==> flow/design.v <==
module compare_and_exchange(
    input [31:0] i1,
    input [31:0] i2,
    input dir,
    input clk,
    input reset,
    input enable,
    output [31:0] o1,
    output  [31:0] o2
    );
    reg [31:0]r1;
    reg [31:0]r2;
   always @(posedge clk)
   begin
   if(reset==0)
   begin
           if(enable==1)
            begin
                 if(dir==1)
                     begin
                        if (i1<i2)
                            begin
                                 r1 <= i1;
                                 r2 <= i2;
                            end
                        else
                             begin
                                 r1 <= i2;
                                 r2 <= i1;
                             end
                       end
                 else if(dir==0)  
                     begin
                        if (i1>i2)
                            begin
                             r1 <= i1;
                             r2 <= i2;
                            end
                        else
                             begin
                                 r1 <= i2;
                                 r2 <= i1;
                              end
                      end
            end
    else if (reset==1)
    begin
    r1<=32'b0;
    r2<=32'b0;
    end
    end
    end
    assign o2=r2; 
  assign o1=r1;
endmodule
module BM4_CAE(
    input [31:0] i1,
    input [31:0] i2,
    input [31:0] i3,
    input [31:0] i4,
    input dir1,
    input dir2,
    input dir3,
    input clk,
    input reset,
    input enable,
    output [31:0] o1,
    output [31:0] o2,
    output [31:0] o3,
    output [31:0] o4
    );
    wire [31:0]r1,r2,r3,r4,r5,r6,r7,r8,r9,r10,r11,r12,r13,r14;
           compare_and_exchange cae1(i1[31:0],i2[31:0],dir1,clk,reset,enable,r1,r2);
           compare_and_exchange cae2(i3[31:0],i4[31:0],dir1,clk,reset,enable,r3,r4);
           compare_and_exchange cae3(r1[31:0],r4[31:0],dir2,clk,reset,enable,r5,r8);
           compare_and_exchange cae4(r2[31:0],r3[31:0],dir2,clk,reset,enable,r6,r7);
           compare_and_exchange cae5(r5[31:0],r6[31:0],dir3,clk,reset,enable,r11,r13);
           compare_and_exchange cae6(r7[31:0],r8[31:0],dir3,clk,reset,enable,r12,r14); 
           assign o1=r11;
           assign o2=r12;
           assign o3=r13;
           assign o4=r14;
    endmodule
module BM8_CAE(
        input [31:0] i1,
        input [31:0] i2,
        input [31:0] i3,
        input [31:0] i4,
        input [31:0] i5,
        input [31:0] i6,
        input [31:0] i7,
        input [31:0] i8,
        input dir1,
        input dir2,
        input dir3,
        input clk,
        input reset,
        input enable,
        output [31:0] o1,
        output [31:0] o2,
        output [31:0] o3,
        output [31:0] o4,
        output [31:0] o5,
        output [31:0] o6,
        output [31:0] o7,
        output [31:0] o8
        );
      wire [31:0] r1,r2 ,r3,r4,r5,r6,r7,r8,r9,r10,r11,r12,r13,r14,r15,r16,r17,r18,r19,r20,r21,r22,r23,r24;   
         compare_and_exchange cae1(i1[31:0],i8[31:0],dir1,clk,reset,enable,r1,r8);
         compare_and_exchange cae2(i2[31:0],i7[31:0],dir1,clk,reset,enable,r2,r7);
         compare_and_exchange cae3(i3[31:0],i6[31:0],dir1,clk,reset,enable,r3,r6);
         compare_and_exchange cae4(i4[31:0],i5[31:0],dir1,clk,reset,enable,r4,r5);
         compare_and_exchange cae6(r1[31:0],r2[31:0],dir2,clk,reset,enable,r9,r10); 
         compare_and_exchange cae7(r3[31:0],r4[31:0],dir2,clk,reset,enable,r11,r12); 
         compare_and_exchange cae8(r5[31:0],r6[31:0],dir2,clk,reset,enable,r13,r14);
         compare_and_exchange cae9(r7[31:0],r8[31:0],dir2,clk,reset,enable,r15,r16);
         compare_and_exchange cae10(r9[31:0],r11[31:0],dir3,clk,reset,enable,r17,r18); 
         compare_and_exchange cae11(r10[31:0],r12[31:0],dir3,clk,reset,enable,r19,r20);
         compare_and_exchange cae12(r13[31:0],r15[31:0],dir3,clk,reset,enable,r21,r22); 
         compare_and_exchange cae13(r14[31:0],r16[31:0],dir3,clk,reset,enable,r23,r24);  
        assign o1=r17;
        assign o2=r18;
        assign o3=r19;
        assign o4=r20;
        assign o5=r21;
        assign o6=r22;
        assign o7=r23;
        assign o8=r24;
      endmodule
module full_CAE(
input [31:0] i1,
input [31:0] i2,
input [31:0] i3,
input [31:0] i4,
input [31:0] i5,
input [31:0] i6,
input [31:0] i7,
input [31:0] i8,
input dir,
input clk,
input reset,
input enable,
output [31:0] o1,
output [31:0] o2,
output [31:0] o3,
output [31:0] o4,
output [31:0] o5,
output [31:0] o6,
output [31:0] o7,
output [31:0] o8
);
wire [31:0] r1,r2 ,r3,r4,r5,r6,r7,r8,r9,r10,r11,r12,r13,r14,r15,r16,r17,r18,r19,r20,r21,r22,r23,r24;
reg [6:1] dq;
always @(posedge clk)
begin
    if (reset==0 && enable==1)
        dq <= {dq[5:1], dir};
end
compare_and_exchange cae1(i1[31:0],i2[31:0],dir,clk,reset,enable,r1,r2);
compare_and_exchange cae2(i3[31:0],i4[31:0],dir,clk,reset,enable,r3,r4);
compare_and_exchange cae3(i5[31:0],i6[31:0],dir,clk,reset,enable,r5,r6);
compare_and_exchange cae4(i7[31:0],i8[31:0],dir,clk,reset,enable,r7,r8);
BM4_CAE a1(r1,r2,r3,r4,dq[1],dq[2],dq[3],clk,reset,enable,r9,r10,r11,r12);
BM4_CAE a2(r5,r6,r7,r8,dq[1],dq[2],dq[3],clk,reset,enable,r13,r14,r15,r16);
BM8_CAE a3(r9,r10,r11,r12,r13,r14,r15,r16,dq[4],dq[5],dq[6],clk,reset,enable,r17,r18,r19,r20,r21,r22,r23,r24);
assign o1=r17;
assign o2=r18;
assign o3=r19;
assign o4=r20;
assign o5=r21;
assign o6=r22;
assign o7=r23;
assign o8=r24;
endmodule
**Reports on full_CAE**

What the tools print for full_CAE, step after step.
Lines are those of the file above, counted from 1.
Cell names lack the library's common part.
A cell with - has no value.

- Top module: full_CAE
- Clock port: clk
- Standard-cell library: sky130hd
- Library corner: tt_025C_1v80

**Elaborated design**

Counts by Yosys on the flattened word-level netlist (proc, flatten, opt, wreduce; memories kept). Register bits leave out memories and registers merged into their read ports (data or address). Print and check cells are left out. Cells with the same type and inputs are merged into one.

- $lt $le $gt $ge: 56
- Multiplexer cells: 224
- Reductions and logical operators: 2
- Bitwise logic cells: 1

Operators by type and width:

| kind | count |
|---|---|
| 32-bit 2-to-1 mux | 224 |
| 32-bit > comparator | 28 |
| 32-bit less-than comparator | 28 |
| 2-bit AND reduction | 1 |
| 1-bit logical AND | 1 |
| 1-bit NOT | 1 |

- Output and inout bits: 256
- Cells after elaboration: 340
- Bits of input ports: 260
- Register bits after elaboration: 1798

**Logic depth**

Depth = most cells in a row (Yosys ltp): at word level without a register or memory, in the mapped netlist without a sequential cell, where the memories' decode and read muxes count.

- Depth in word-level cells: 4
- ABC_AREA: 0
- Depth in mapped cells: 13
- Mapped depth without buffers: 10

**Mapped cells and area**

Yosys stat after the flow's synthesis: flattened, memories mapped to cells. It holds for the ABC_AREA given above (unset counts as 0); a run with the other value may have another netlist.

- Sequential area: 0.0539918 mm^2
- Chip area (Yosys): 0.0997532 mm^2
- Buffer cells: 225
- Cells in the netlist: 7236
- Flip-flops: 1798

Cells by type:

| cell | count | area in all (um^2) |
|---|---|---|
| edfxtp_1 | 1798 | 5.4E+04 |
| mux2_2 | 1523 | 1.72E+04 |
| ha_1 | 896 | 1.12E+04 |
| inv_1 | 907 | 3.4E+03 |
| a21oi_1 | 294 | 1.47E+03 |
| a21o_1 | 166 | 1.25E+03 |
| mux2_4 | 75 | 1126.08 |
| nand4_1 | 173 | 1.08E+03 |
| nand2_1 | 238 | 893.357 |
| buf_6 | 79 | 889.603 |
| o21ai_0 | 163 | 815.782 |
| a221o_1 | 64 | 640.614 |
| a22oi_1 | 69 | 517.997 |
| nor2_1 | 132 | 495.475 |
| a221oi_1 | 56 | 490.47 |
| buf_2 | 87 | 435.418 |
| mux2_1 | 37 | 416.65 |
| o211ai_1 | 39 | 292.781 |

Other cell types: 46; their cells: 440.
By module: a second synthesis without flattening, with its own total; a netlist apart from the flattened one above.

- Cell total of the unflattened synthesis: 7147
- Area total of the unflattened synthesis: 0.1009856 mm^2

Rows give one instance, submodules left out.

By module:

| module | area (mm^2) | times used | cells | seq. area (mm^2) |
|---|---|---|---|---|
| compare_and_exchange | 0.0035997 | 28 | 255 | 0.0019218 |
| full_CAE | 0.0001939 | 1 | 7 | 0.0001802 |
| BM4_CAE | 0 | 2 | 0 | 0 |
| BM8_CAE | 0 | 1 | 0 | 0 |

**Worst setup path after synthesis**

OpenSTA on the mapped netlist: ideal clock, no wires. The path of least setup slack (recovery checks aside). Input and output delay are each 20% of the period. Register names are those of the netlist, which keeps one name where synthesis merged equal registers.

- Path kind: input to register
- From: in reset
- To: reg a1.cae1.r1[0]
- Launch time at the first pin: 0.900 ns
- Data required time: 0.234 ns
- Library setup time: 4.266 ns
- Slack: -79.905 ns
- Period: 4.5 ns
- Delay of the path: 83.505 ns
- Stages: 1
- External input delay: 0.900 ns
- Arrival time: 80.139 ns
- Buffers on the path: 0
- Period reached after synthesis: 84.405 ns

"delay of the path" is the arrival time less input delay plus setup time.
"stages": output pins that drive a net of the path, with the launching flip-flop's if there is one; two outputs of one cell count as two.
"period reached after synthesis" is the clock period less the worst setup slack; recovery checks do not enter. This is arithmetic on one report: input and output delays are still those of the set period (20% each).
Between the ends stands the longest chain of elaborated cells between them, by number of cells; it is not shown to be the way that was timed. Of several equally long chains one is given.
A line is the first line of the expression or statement that the cell stems from. Yosys adds cells for indexed reads and writes and turns some case tables into memories.
A register here has more assigning lines than the two given.

- Path through: nor2b_1
- Cells in the longest elaborated chain: 2
- Elaborated cells between the ends (all ways): 2
- Those cells by class: 1 x logic; 1 x reduce/logical

Ends and longest elaborated chain, post-synthesis:

| element | line | text |
|---|---|---|
| from (decl) | 141 | `input reset,` |
| 1-bit NOT | - |  |
| 2-bit AND reduction | - |  |
| to (assign) | 23 | `r1 <= i1;` |
| to (assign) | 28 | `r1 <= i2;` |
| to (decl) | 11 | `reg [31:0]r1;` |

**Path in the finished layout**

Path of least setup slack in the final report of record 1 (OpenROAD, finished layout, wires in). Where an end is a register, its clock arrival counts in the times.

- Path kind: register to register
- From: reg a1.cae6.r1[13]
- To: reg a3.cae2.r2[6]
- Data required time: 4.18 ns
- Stages: 14
- Buffers on the path: 5
- Library setup time: 0.26 ns
- Arrival time: 4.21 ns
- Period: 3.55 ns
- Slack: -0.03 ns
- Launch time at the first pin: 0.85 ns

Between the ends stands the longest chain of elaborated cells between them, by number of cells; it is not shown to be the way that was timed. Of several equally long chains one is given.
A register here has more assigning lines than the two given.

- Path through: edfxtp_1 ha_4 nand4_1 nor4_4 buf_4 o21ai_2 buf_6 o211ai_1 buf_4 a31oi_4 mux2_4 buf_12 clkbuf_16 mux2_4
- Cells in the longest elaborated chain: 4
- Elaborated cells between the ends (all ways): 6
- Source lines of those cells: 4
- Those cells by class: 2 x compare; 4 x mux

Ends and longest elaborated chain, post-layout:

| element | line | text |
|---|---|---|
| from (decl) | 11 | `reg [31:0]r1;` |
| from (assign) | 23 | `r1 <= i1;` |
| from (assign) | 28 | `r1 <= i2;` |
| 32-bit > comparator | 34 | `if (i1>i2)` |
| 32-bit 2-to-1 mux | 34 |  |
| 32-bit 2-to-1 mux | 19 | `if(dir==1)` |
| 32-bit 2-to-1 mux | 17 | `if(enable==1)` |
| to (assign) | 24 | `r2 <= i2;` |
| to (assign) | 29 | `r2 <= i1;` |
| to (decl) | 12 | `reg [31:0]r2;` |

--- measured runs ---
full_CAE through Yosys and OpenROAD on sky130hd: 4 stored runs, unordered, with their settings and measured results. The constraints put input and output delay at 20% of the set period each and load the outputs with 0.01 pF.
"clock period achieved" is the run's clock period less its worst setup slack. It is reckoned from that one timing run; input and output delays stay at 20% of the period that was set.
"total power of the final layout" rests on the timing tool's default activity at the inputs, not on a simulated workload.
Settings: -- = not set for that run.

| setting or result | record 1 | record 2 | record 3 | record 4 |
|---|---|---|---|---|
| CTS_CLUSTER_SIZE | 77 | 93 | 77 | 77 |
| GPL_ROUTABILITY_DRIVEN | 1 | -- | 1 | 1 |
| MAX_ROUTING_LAYER | met4 | met5 | met4 | -- |
| MIN_ROUTING_LAYER | met2 | met2 | met2 | met2 |
| PLACE_DENSITY_LB_ADDON | 0.06 | -- | 0.06 | 0.06 |
| SLEW_MARGIN | 25 | 30 | 25 | 30 |
| TNS_END_PERCENT | 55 | 25 | 55 | -- |
| period_ns | 3.55 | 3.82 | 3.81 | 3.81 |
| CAP_MARGIN | 20 | 20 | 20 | 20 |
| CORE_MARGIN | 2 | 10 | 2 | 2 |
| CORE_UTILIZATION | 40 | 17 | 40 | 40 |
| ABC_AREA | -- | 1 | -- | -- |
| CORE_ASPECT_RATIO | -- | 1.79 | -- | -- |
| GPL_TIMING_DRIVEN | -- | 0 | -- | -- |
| HOLD_SLACK_MARGIN | -- | 0.1 | -- | -- |
| area of the synthesized netlist (mm^2) | 0.0997532 | 0.1449678 | 0.0997532 | 0.0997532 |
| die area (mm^2) | 0.253391 | 0.891664 | 0.253391 | 0.253391 |
| utilization after layout (%) | 50.3 | 20.6 | 48.5 | 48.7 |
| lowest setup slack (ns) | -0.029 | -0.114 | 0.092 | 0.098 |
| summed negative setup slack (ns) | -0.033 | -0.662 | 0.000 | 0.000 |
| smallest hold slack (ns) | 0.530 | 0.568 | 0.592 | 0.556 |
| total power of the final layout (uW) | 59350 | 71062 | 53383 | 54126 |
| clock period achieved (ns) | 3.579 | 3.934 | 3.718 | 3.712 |
--- end ---
